==> flow/design.v <==
module master (
	input wire clk,
	input wire rst_n,
	input wire [4:0] paddr,
	input wire [31:0] pwdata,
	input wire pwrite_in,
	input wire pready,
	output reg psel,
	output reg penable,
	output reg pwrite,
	output reg [4:0] paddr_out,
	output reg [31:0] pwdata_out
);
reg [1:0] state, next_state;
localparam IDLE = 2'b00;
localparam SETUP = 2'b01;
localparam ACCESS = 2'b10;
localparam WAIT = 2'b11;
always @(posedge clk or negedge rst_n) begin
	if(!rst_n) begin
		state <= IDLE;
	end else begin
		state <= next_state;
	end
end
always @(*) begin
	case (state)
		IDLE: begin
			next_state <=  SETUP; 
		end
		SETUP: begin
			next_state <= ACCESS;
		end
		ACCESS: begin
			next_state <= (pready) ? IDLE : WAIT;
		end
		WAIT: begin
			next_state <= (pready) ? IDLE : WAIT;
		end
	endcase
end
always @(posedge clk or negedge rst_n) begin
	if(!rst_n) begin
		psel <= 1'b0;
		penable <= 1'b0;
		pwrite <= 1'b0;
		paddr_out = 5'h00;
		pwdata_out = 32'h00000000;
	end else begin
		case (state) 
			IDLE: begin
				psel <= 1'b0;
				penable <= 1'b0;
				pwrite <= 1'b0;
			end
			SETUP: begin
				psel <= 1'b1;
				pwrite <= pwrite_in;
			end
			ACCESS: begin
				penable <= 1'b1;
				if(!pready) begin
					paddr_out <= paddr;
					pwdata_out <= pwdata;
				end 
			end
			WAIT: begin	
				if(!pready) begin
					paddr_out <= paddr;
					pwdata_out <= pwdata;
				end
			end
		endcase
	end
end	
endmodule
module slave (
	input wire clk,
	input wire rst_n,
	input wire psel,
	input wire penable,
	input wire pwrite,
	input wire [4:0] paddr,
	input wire [31:0] pwdata,
	output reg pready,
	output reg [31:0] data
);
reg [1:0] state, next_state;
reg [31:0] memory[31:0];
integer i;
reg [2:0] slave_time;
localparam IDLE = 2'b00;
localparam SETUP = 2'b01;
localparam ACCESS = 2'b10;
always @(posedge clk or negedge rst_n) begin
	if(!rst_n) begin
		state <= IDLE;
	end else begin
		state <= next_state;
	end
end
always @(*) begin
	case (state) 
		IDLE: next_state <= (psel) ? SETUP : IDLE; 
		SETUP: next_state <= (psel && penable) ? ACCESS : SETUP;
		ACCESS: next_state <= IDLE;
		default: next_state <= IDLE;
	endcase
end
always @(posedge clk or negedge rst_n) begin
	if(!rst_n) begin
		pready <= 1'b0;
		data <= 32'h00000000;
		for(i = 0; i < 32; i = i + 1) begin
			memory[i] <= 32'h00000000;
		end
		slave_time <= 3'b000;
	end else begin
		if(state == ACCESS) begin
			if(slave_time == 3'b100) begin
				if(pwrite) begin
					memory[paddr] <= pwdata;
					pready <= 1'b1;
					data <= 32'h00000000;
				end else begin
					data <= memory[paddr];
					pready <= 1'b1;
				end
				slave_time <= 3'b000;
			end else begin
				slave_time <= slave_time + 1'b1;
			end
		end else begin
			pready <= 1'b0;
		end
	end
end
endmodule
module top(
	input wire clk,
	input wire rst_n,
	input wire [4:0] paddr,
	input wire [31:0] pwdata,
	input wire pwrite_in,
	output reg [31:0] data,
	output reg pready
);
wire psel, penable, pwrite, pready_internal;
wire [4:0] paddr_internal;
wire [31:0] pwdata_internal, data_out;
master ic1 (
	.clk(clk),
	.rst_n(rst_n),
	.paddr(paddr),
	.pwdata(pwdata),
	.pwrite_in(pwrite_in),
	.pready(pready_internal),
	.psel(psel),
	.penable(penable),
	.pwrite(pwrite),
	.paddr_out(paddr_internal),
	.pwdata_out(pwdata_internal)
);
slave ic2 (
	.clk(clk),
	.rst_n(rst_n),
	.psel(psel),
	.penable(penable),
	.pwrite(pwrite),
	.paddr(paddr_internal),
	.pwdata(pwdata_internal),
	.pready(pready_internal),
	.data(data_out)
);
always @(*) begin
	pready <= pready_internal;
	data <= data_out;
end
endmodule
Subject: tool reports on top

Hi,

From RTL to reports: top
Each step is given for the RTL above and for the edited RTL.
Lines under "orig" count in the file above, lines under "edited" in the edited file.
"diff" is "edited" less "orig", of the values as shown; "change_rel_pct" is that difference over "orig", in percent.
Operators: Yosys type, input widths -> output width; for muxes data width and select width s.
Cell names lack the library's common part.
{"block": "design", "top_module": "top", "clk_port": "clk", "lib": "sky130hd", "corner": "tt_025C_1v80"}

The edit
Unified diff, file above to edited file.
This change comes from a script, not from a designer; no optimisation was intended.
begin of diff
@@ -60,5 +60,5 @@
 			ACCESS: begin
 				penable <= 1'b1;
-				if(!pready) begin
+				begin
 					paddr_out <= paddr;
 					pwdata_out <= pwdata;
end of diff

Elaborated design
Counts by Yosys on the flattened word-level netlist (proc, flatten, opt, wreduce). Print and check cells are left out.
{"block": "op_classes", "element": "n_addsub", "orig": 1, "edited": 1, "diff": 0, "change_rel_pct": 0.00}
{"block": "op_classes", "element": "equal", "orig": 39, "edited": 39, "diff": 0, "change_rel_pct": 0.00}
{"block": "op_classes", "element": "n_mux", "orig": 17, "edited": 17, "diff": 0, "change_rel_pct": 0.00}
{"block": "op_classes", "element": "n_reduce_logical", "orig": 42, "edited": 42, "diff": 0, "change_rel_pct": 0.00}
{"block": "op_table", "op": "$mux 32", "orig": 3, "edited": 2, "diff": -1, "change_rel_pct": -33.33}
{"block": "op_table", "op": "$mux 5", "orig": 2, "edited": 1, "diff": -1, "change_rel_pct": -50.00}
{"block": "op_table", "op": "$pmux 32 s2", "orig": 0, "edited": 1, "diff": 1}
{"block": "op_table", "op": "$pmux 5 s2", "orig": 0, "edited": 1, "diff": 1}
{"block": "op_table", "op": "$reduce_and 4->1", "orig": 32, "edited": 32, "diff": 0, "change_rel_pct": 0.00}
{"block": "op_table", "op": "$eq 5x5->1 const B", "orig": 16, "edited": 16, "diff": 0, "change_rel_pct": 0.00}
{"block": "op_table", "op": "$eq 5x4->1 const B", "orig": 8, "edited": 8, "diff": 0, "change_rel_pct": 0.00}
{"block": "op_table", "op": "$eq 5x3->1 const B", "orig": 4, "edited": 4, "diff": 0, "change_rel_pct": 0.00}
{"block": "op_table", "op": "$eq 2x2->1 const B", "orig": 3, "edited": 3, "diff": 0, "change_rel_pct": 0.00}
{"block": "op_table", "op": "$mux 1", "orig": 3, "edited": 3, "diff": 0, "change_rel_pct": 0.00}
{"block": "op_table", "op": "$pmux 1 s2", "orig": 3, "edited": 3, "diff": 0, "change_rel_pct": 0.00}
{"block": "op_table", "op": "$reduce_bool 2->1", "orig": 3, "edited": 3, "diff": 0, "change_rel_pct": 0.00}
{"block": "op_table", "op": "$eq 2x1->1 const B", "orig": 2, "edited": 2, "diff": 0, "change_rel_pct": 0.00}
{"block": "op_table", "op": "$eq 5x2->1 const B", "orig": 2, "edited": 2, "diff": 0, "change_rel_pct": 0.00}
{"block": "op_table", "op": "$logic_not 2->1", "orig": 2, "edited": 2, "diff": 0, "change_rel_pct": 0.00}
{"block": "op_table", "op": "$mux 2", "orig": 2, "edited": 2, "diff": 0, "change_rel_pct": 0.00}
{"block": "op_table", "op": "$ne 2x2->1 const B", "orig": 2, "edited": 2, "diff": 0, "change_rel_pct": 0.00}
{"block": "op_table", "op": "$reduce_and 2->1", "orig": 2, "edited": 2, "diff": 0, "change_rel_pct": 0.00}
{"block": "op_table", "op": "$add 3x1->3 const B", "orig": 1, "edited": 1, "diff": 0, "change_rel_pct": 0.00}
{"block": "op_table", "op": "$eq 3x3->1 const B", "orig": 1, "edited": 1, "diff": 0, "change_rel_pct": 0.00}
{"block": "op_table", "op": "$eq 5x1->1 const B", "orig": 1, "edited": 1, "diff": 0, "change_rel_pct": 0.00}
{"block": "op_table", "op": "$logic_and 1x1->1", "orig": 1, "edited": 1, "diff": 0, "change_rel_pct": 0.00}
{"block": "op_table", "op": "$logic_not 5->1", "orig": 1, "edited": 1, "diff": 0, "change_rel_pct": 0.00}
{"block": "op_table", "op": "$mux 3", "orig": 1, "edited": 1, "diff": 0, "change_rel_pct": 0.00}
{"block": "op_table", "op": "$pmux 2 s2", "orig": 1, "edited": 1, "diff": 0, "change_rel_pct": 0.00}
{"block": "op_table", "op": "$pmux 2 s3", "orig": 1, "edited": 1, "diff": 0, "change_rel_pct": 0.00}
{"block": "op_table", "op": "$pmux 32 s32", "orig": 1, "edited": 1, "diff": 0, "change_rel_pct": 0.00}
{"block": "op_table", "op": "$reduce_or 2->1", "orig": 1, "edited": 1, "diff": 0, "change_rel_pct": 0.00}
{"block": "word_totals", "element": "register_bits", "orig": 1104, "edited": 1104, "diff": 0, "change_rel_pct": 0.00}
{"block": "word_totals", "element": "output_inout_bits", "orig": 33, "edited": 33, "diff": 0, "change_rel_pct": 0.00}
{"block": "word_totals", "element": "wordCells", "orig": 141, "edited": 141, "diff": 0, "change_rel_pct": 0.00}

Depth
Depth = most cells in a row (Yosys ltp): at word level without a register or memory, in the mapped netlist without a sequential cell, where the memories' decode and read muxes count.
{"block": "logic_depth", "element": "ltp_word", "orig": 4, "edited": 3, "diff": -1, "change_rel_pct": -25.00}
{"block": "logic_depth", "element": "ABC_AREA", "orig": "0", "edited": "0"}
{"block": "logic_depth", "element": "mapped_depth", "orig": 10, "edited": 10, "diff": 0, "change_rel_pct": 0.00}
{"block": "logic_depth", "element": "mapped_depth_nobuf", "orig": 8, "edited": 8, "diff": 0, "change_rel_pct": 0.00}

After synthesis
Yosys stat after the flow's synthesis: flattened, memories mapped to cells. It holds for the ABC_AREA given above (unset counts as 0); a run with the other value may have another netlist.
{"block": "by_type", "cell": "and3_1", "orig": 159, "edited": 36, "diff": -123, "change_rel_pct": -77.36}
{"block": "by_type", "cell": "a22oi_1", "orig": 263, "edited": 344, "diff": 81, "change_rel_pct": 30.80}
{"block": "by_type", "cell": "nand2_1", "orig": 197, "edited": 122, "diff": -75, "change_rel_pct": -38.07}
{"block": "by_type", "cell": "mux2_2", "orig": 960, "edited": 1012, "diff": 52, "change_rel_pct": 5.42}
{"block": "by_type", "cell": "clkbuf_1", "orig": 178, "edited": 135, "diff": -43, "change_rel_pct": -24.16}
{"block": "by_type", "cell": "a221oi_1", "orig": 45, "edited": 9, "diff": -36, "change_rel_pct": -80.00}
{"block": "by_type", "cell": "nand3_1", "orig": 73, "edited": 40, "diff": -33, "change_rel_pct": -45.21}
{"block": "by_type", "cell": "a2111oi_0", "orig": 45, "edited": 16, "diff": -29, "change_rel_pct": -64.44}
{"block": "by_type", "cell": "nand3b_1", "orig": 27, "edited": 2, "diff": -25, "change_rel_pct": -92.59}
{"block": "by_type", "cell": "a222oi_1", "orig": 1, "edited": 26, "diff": 25, "change_rel_pct": 2500.00}
{"block": "by_type", "cell": "nor2_1", "orig": 29, "edited": 53, "diff": 24, "change_rel_pct": 82.76}
{"block": "by_type", "cell": "o21ai_0", "orig": 47, "edited": 69, "diff": 22, "change_rel_pct": 46.81}
{"block": "by_type", "cell": "mux2i_1", "orig": 9, "edited": 31, "diff": 22, "change_rel_pct": 244.44}
{"block": "by_type", "cell": "o21ai_1", "orig": 25, "edited": 5, "diff": -20, "change_rel_pct": -80.00}
{"block": "by_type", "cell": "nor3_1", "orig": 13, "edited": 32, "diff": 19, "change_rel_pct": 146.15}
{"block": "by_type", "cell": "a21oi_1", "orig": 31, "edited": 17, "diff": -14, "change_rel_pct": -45.16}
{"block": "by_type", "cell": "nor4_1", "orig": 31, "edited": 20, "diff": -11, "change_rel_pct": -35.48}
{"block": "by_type", "cell": "o22ai_1", "orig": 15, "edited": 4, "diff": -11, "change_rel_pct": -73.33}
The list need not be complete.
{"block": "synth_totals", "element": "cell_count", "orig": 3697, "edited": 3564, "diff": -133, "change_rel_pct": -3.60}
{"block": "synth_totals", "element": "mapped_area_mm2", "orig": 0.0486079, "edited": 0.0485353, "diff": -0.0000726, "change_rel_pct": -0.15}
{"block": "synth_totals", "element": "seqArea_mm2", "orig": 0.0277041, "edited": 0.0277041, "diff": 0.0000000, "change_rel_pct": 0.00}
{"block": "synth_totals", "element": "ff_cells", "orig": 1107, "edited": 1107, "diff": 0, "change_rel_pct": 0.00}
{"block": "synth_totals", "element": "buffers", "orig": 348, "edited": 327, "diff": -21, "change_rel_pct": -6.03}
The figures by module come from a second, unflattened synthesis with its own total; it is not the netlist above.
{"block": "hier_totals", "element": "cells_unflattened", "orig": 3566, "edited": 3566, "diff": 0, "change_rel_pct": 0.00}
{"block": "hier_totals", "element": "area_unflattened_mm2", "orig": 0.0487818, "edited": 0.048708, "diff": -0.0000738, "change_rel_pct": -0.15}
Each row is one instance without its submodules.
{"block": "by_module_orig", "module": "slave", "n_inst": 1, "cells": 3473, "area_mm2": 0.0470914, "seq_area_mm2": 0.0266018}
{"block": "by_module_orig", "module": "master", "n_inst": 1, "cells": 93, "area_mm2": 0.0016904, "seq_area_mm2": 0.0011023}
{"block": "by_module_orig", "module": "top", "n_inst": 1, "cells": 0, "area_mm2": 0, "seq_area_mm2": 0}
{"block": "by_module_edited", "module": "slave", "n_inst": 1, "cells": 3473, "area_mm2": 0.0470914, "seq_area_mm2": 0.0266018}
{"block": "by_module_edited", "module": "master", "n_inst": 1, "cells": 93, "area_mm2": 0.0016166, "seq_area_mm2": 0.0011023}
{"block": "by_module_edited", "module": "top", "n_inst": 1, "cells": 0, "area_mm2": 0, "seq_area_mm2": 0}

Timing after synthesis
Source: OpenSTA report_checks on the synthesized netlist (no wires, ideal clock, input and output delay 20% of the period each), path of least setup slack; recovery checks are left aside. Register names are those of the netlist, which keeps one name where synthesis merged equal registers.
{"block": "synth_path", "element": "path_type", "orig": "register to register", "edited": "register to register"}
{"block": "synth_path", "element": "from", "orig": "register ic2.slave_time[0]", "edited": "register ic2.slave_time[0]"}
{"block": "synth_path", "element": "to", "orig": "register ic2.memory[6][10]", "edited": "register ic2.memory[30][10]"}
{"block": "synth_path", "element": "period_ns", "orig": 5.0, "edited": 5.0, "diff": 0.0, "change_rel_pct": 0.00}
{"block": "synth_path", "element": "setup_ns", "orig": 0.125, "edited": 0.125, "diff": 0.000}
{"block": "synth_path", "element": "arrival_time_ns", "orig": 2.045, "edited": 1.951, "diff": -0.094, "change_rel_pct": -4.60}
{"block": "synth_path", "element": "required_ns", "orig": 4.875, "edited": 4.875, "diff": 0.000, "change_rel_pct": 0.00}
{"block": "synth_path", "element": "slack_ns", "orig": 2.831, "edited": 2.924, "diff": 0.093}
{"block": "synth_path", "element": "path_delay_ns", "orig": 2.170, "edited": 2.076, "diff": -0.094, "change_rel_pct": -4.33}
{"block": "synth_path", "element": "driving_pins", "orig": 8, "edited": 8, "diff": 0, "change_rel_pct": 0.00}
{"block": "synth_path", "element": "path_buffers", "orig": 2, "edited": 2, "diff": 0, "change_rel_pct": 0.00}
{"block": "synth_path", "element": "period_less_setup_slack_ns", "orig": 2.169, "edited": 2.076, "diff": -0.093, "change_rel_pct": -4.29}
"path_delay_ns" = arrival - input delay + setup time.
"driving_pins" counts driving pins, that of a launching flip-flop among them; a cell with two outputs on the path counts twice.
"period_less_setup_slack_ns" is the clock period less the worst setup slack; recovery checks do not enter. This is arithmetic on one report: input and output delays are still those of the set period (20% each).
Between the ends stands the longest chain of elaborated cells between them, by number of cells; it is not shown to be the way that was timed. Of several equally long chains one is given.
A line is the first line of the expression or statement that the cell stems from. Yosys adds cells for indexed reads and writes and turns some case tables into memories.
At most two assigning lines are given for a register; there are more.
{"block": "synth_via_orig", "cell_sequence": "dfrtp_1 -> inv_1 -> ha_1 -> nand4_1 -> buf_2 -> nor3_2 -> buf_2 -> mux2_2", "elab_chain_cells": 2, "cells_between": 2}
{"block": "synth_rtl_orig", "element": "start, declared", "line": 91, "rtl": "reg [2:0] slave_time;"}
{"block": "synth_rtl_orig", "element": "start, assigned", "line": 117, "rtl": "slave_time <= 3'b000;"}
{"block": "synth_rtl_orig", "element": "start, assigned", "line": 131, "rtl": "slave_time <= slave_time + 1'b1;"}
{"block": "synth_rtl_orig", "element": "$eq 3x3->1", "line": 120, "rtl": "if(slave_time == 3'b100) begin"}
{"block": "synth_rtl_orig", "element": "$reduce_and 4->1"}
{"block": "synth_rtl_orig", "element": "end, assigned", "line": 115, "rtl": "memory[i] <= 32'h00000000;"}
{"block": "synth_rtl_orig", "element": "end, assigned", "line": 122, "rtl": "memory[paddr] <= pwdata;"}
{"block": "synth_rtl_orig", "element": "end, declared", "line": 89, "rtl": "reg [31:0] memory[31:0];"}
{"block": "synth_via_edited", "cell_sequence": "dfrtp_1 -> inv_1 -> ha_1 -> nand4_1 -> buf_2 -> nor3_2 -> buf_2 -> mux2_2", "elab_chain_cells": 2, "cells_between": 2}
{"block": "synth_rtl_edited", "element": "start, declared", "line": 91, "rtl": "reg [2:0] slave_time;"}
{"block": "synth_rtl_edited", "element": "start, assigned", "line": 117, "rtl": "slave_time <= 3'b000;"}
{"block": "synth_rtl_edited", "element": "start, assigned", "line": 131, "rtl": "slave_time <= slave_time + 1'b1;"}
{"block": "synth_rtl_edited", "element": "$eq 3x3->1", "line": 120, "rtl": "if(slave_time == 3'b100) begin"}
{"block": "synth_rtl_edited", "element": "$reduce_and 4->1"}
{"block": "synth_rtl_edited", "element": "end, assigned", "line": 115, "rtl": "memory[i] <= 32'h00000000;"}
{"block": "synth_rtl_edited", "element": "end, assigned", "line": 122, "rtl": "memory[paddr] <= pwdata;"}
{"block": "synth_rtl_edited", "element": "end, declared", "line": 89, "rtl": "reg [31:0] memory[31:0];"}

Path in the finished layout
Path of least setup slack in the final report of each run of pair A (OpenROAD, finished layout, wires in). Where an end is a register, its clock arrival counts in the times.
{"block": "layout_path", "element": "path_type", "orig": "register to register", "edited": "register to register"}
{"block": "layout_path", "element": "from", "orig": "register ic1.paddr_out[0]", "edited": "register ic1.paddr_out[4]"}
{"block": "layout_path", "element": "to", "orig": "register ic2.data[27]", "edited": "register ic2.data[1]"}
{"block": "layout_path", "element": "period_ns", "orig": 5.0, "edited": 5.0, "diff": 0.0, "change_rel_pct": 0.00}
{"block": "layout_path", "element": "setup_ns", "orig": 0.11, "edited": 0.13, "diff": 0.02}
{"block": "layout_path", "element": "arrival_time_ns", "orig": 4.38, "edited": 4.58, "diff": 0.20, "change_rel_pct": 4.57}
{"block": "layout_path", "element": "required_ns", "orig": 5.60, "edited": 5.58, "diff": -0.02, "change_rel_pct": -0.36}
{"block": "layout_path", "element": "slack_ns", "orig": 1.22, "edited": 1.00, "diff": -0.22}
{"block": "layout_path", "element": "driving_pins", "orig": 7, "edited": 8, "diff": 1, "change_rel_pct": 14.29}
{"block": "layout_path", "element": "path_buffers", "orig": 0, "edited": 1, "diff": 1}
Between the ends stands the longest chain of elaborated cells between them, by number of cells; it is not shown to be the way that was timed. Of several equally long chains one is given.
At most two assigning lines are given for a register; there are more.
{"block": "layout_via_orig", "cell_sequence": "dfrtp_2 -> or3b_1 -> nor2_4 -> a2111oi_0 -> nand4_1 -> nor3_1 -> o21ai_1", "elab_chain_cells": 3, "cells_between": 34}
{"block": "layout_rtl_orig", "element": "start, declared", "line": 11, "rtl": "output reg [4:0] paddr_out,"}
{"block": "layout_rtl_orig", "element": "start, assigned", "line": 63, "rtl": "paddr_out <= paddr;"}
{"block": "layout_rtl_orig", "element": "start, assigned", "line": 69, "rtl": "paddr_out <= paddr;"}
{"block": "layout_rtl_orig", "element": "$eq 5x5->1", "line": 126, "rtl": "data <= memory[paddr];"}
{"block": "layout_rtl_orig", "element": "$pmux 32 s32", "line": 126}
{"block": "layout_rtl_orig", "element": "$mux 32", "line": 121, "rtl": "if(pwrite) begin"}
{"block": "layout_rtl_orig", "element": "end, assigned", "line": 124, "rtl": "data <= 32'h00000000;"}
{"block": "layout_rtl_orig", "element": "end, assigned", "line": 126}
{"block": "layout_rtl_orig", "element": "end, declared", "line": 86, "rtl": "output reg [31:0] data"}
{"block": "layout_via_edited", "cell_sequence": "dfrtp_2 -> nand2b_2 -> nor2_4 -> buf_4 -> a2111oi_0 -> nand3_1 -> nor4_1 -> o21ai_1", "elab_chain_cells": 3, "cells_between": 34}
{"block": "layout_rtl_edited", "element": "start, declared", "line": 11, "rtl": "output reg [4:0] paddr_out,"}
{"block": "layout_rtl_edited", "element": "start, assigned", "line": 63, "rtl": "paddr_out <= paddr;"}
{"block": "layout_rtl_edited", "element": "start, assigned", "line": 69, "rtl": "paddr_out <= paddr;"}
{"block": "layout_rtl_edited", "element": "$eq 5x5->1", "line": 126, "rtl": "data <= memory[paddr];"}
{"block": "layout_rtl_edited", "element": "$pmux 32 s32", "line": 126}
{"block": "layout_rtl_edited", "element": "$mux 32", "line": 121, "rtl": "if(pwrite) begin"}
{"block": "layout_rtl_edited", "element": "end, assigned", "line": 124, "rtl": "data <= 32'h00000000;"}
{"block": "layout_rtl_edited", "element": "end, assigned", "line": 126}
{"block": "layout_rtl_edited", "element": "end, declared", "line": 86, "rtl": "output reg [31:0] data"}

Measured runs
Runs of the flow (Yosys, OpenROAD) on both versions; the two runs of a pair have the same settings. The constraints put input and output delay at 20% of the set period each and load the outputs with 0.01 pF.
{"block": "settings_pair_A", "CORE_UTILIZATION": 40, "PLACE_DENSITY": 0.6, "period_ns": 5.0, "CAP_MARGIN": 20, "CORE_MARGIN": 2, "SLEW_MARGIN": 20}
{"block": "results_pair_A", "element": "synthArea_mm2", "orig": 0.0486079, "edited": 0.0485353, "diff": -0.0000726, "change_rel_pct": -0.15}
{"block": "results_pair_A", "element": "dieArea_mm2", "orig": 0.124323, "edited": 0.12414, "diff": -0.000183, "change_rel_pct": -0.15}
{"block": "results_pair_A", "element": "layout_stdcell_area_mm2", "orig": 0.0553906, "edited": 0.0552993, "diff": -0.0000913, "change_rel_pct": -0.16}
{"block": "results_pair_A", "element": "finish.utilization_frac", "orig": 0.46, "edited": 0.46, "diff": 0.00}
{"block": "results_pair_A", "element": "setup_ws_ns", "orig": 1.216, "edited": 1.000, "diff": -0.216}
{"block": "results_pair_A", "element": "timing.setup.tns_ns", "orig": 0.000, "edited": 0.000, "diff": 0.000}
{"block": "results_pair_A", "element": "total_power_mw", "orig": 17.862, "edited": 17.849, "diff": -0.013, "change_rel_pct": -0.07}
{"block": "results_pair_A", "element": "achievedPeriod_ns", "orig": 3.784, "edited": 4.000, "diff": 0.216, "change_rel_pct": 5.71}
{"block": "settings_pair_B", "ABC_AREA": 0, "CELL_PAD_IN_SITES_GLOBAL_PLACEMENT": 2, "CORE_UTILIZATION": 20, "GPL_ROUTABILITY_DRIVEN": 1, "HOLD_SLACK_MARGIN": 0.02, "MIN_ROUTING_LAYER": "met1", "PLACE_DENSITY": 0.94, "TNS_END_PERCENT": 35, "period_ns": 2.83, "CAP_MARGIN": 20, "CORE_MARGIN": 2, "SLEW_MARGIN": 20}
{"block": "results_pair_B", "element": "synthArea_mm2", "orig": 0.0486079, "edited": 0.0485353, "diff": -0.0000726, "change_rel_pct": -0.15}
{"block": "results_pair_B", "element": "dieArea_mm2", "orig": 0.246999, "edited": 0.246631, "diff": -0.000368, "change_rel_pct": -0.15}
{"block": "results_pair_B", "element": "layout_stdcell_area_mm2", "orig": 0.0595796, "edited": 0.0590629, "diff": -0.0005167, "change_rel_pct": -0.87}
{"block": "results_pair_B", "element": "finish.utilization_frac", "orig": 0.247, "edited": 0.245, "diff": -0.002}
{"block": "results_pair_B", "element": "setup_ws_ns", "orig": -0.030, "edited": 0.002, "diff": 0.032}
{"block": "results_pair_B", "element": "timing.setup.tns_ns", "orig": -0.057, "edited": 0.000, "diff": 0.057}
{"block": "results_pair_B", "element": "ws_hold_ns", "orig": 0.399, "edited": 0.410, "diff": 0.011}
{"block": "results_pair_B", "element": "total_power_mw", "orig": 32.350, "edited": 32.043, "diff": -0.307, "change_rel_pct": -0.95}
{"block": "results_pair_B", "element": "achievedPeriod_ns", "orig": 2.860, "edited": 2.828, "diff": -0.032, "change_rel_pct": -1.12}
"achievedPeriod_ns" = clock period - worst setup slack. The figure is calculated, with input and output delays left at 20% of the set period.
"total_power_mw": no workload was simulated; the value follows from the tool's default switching activity.

Regards
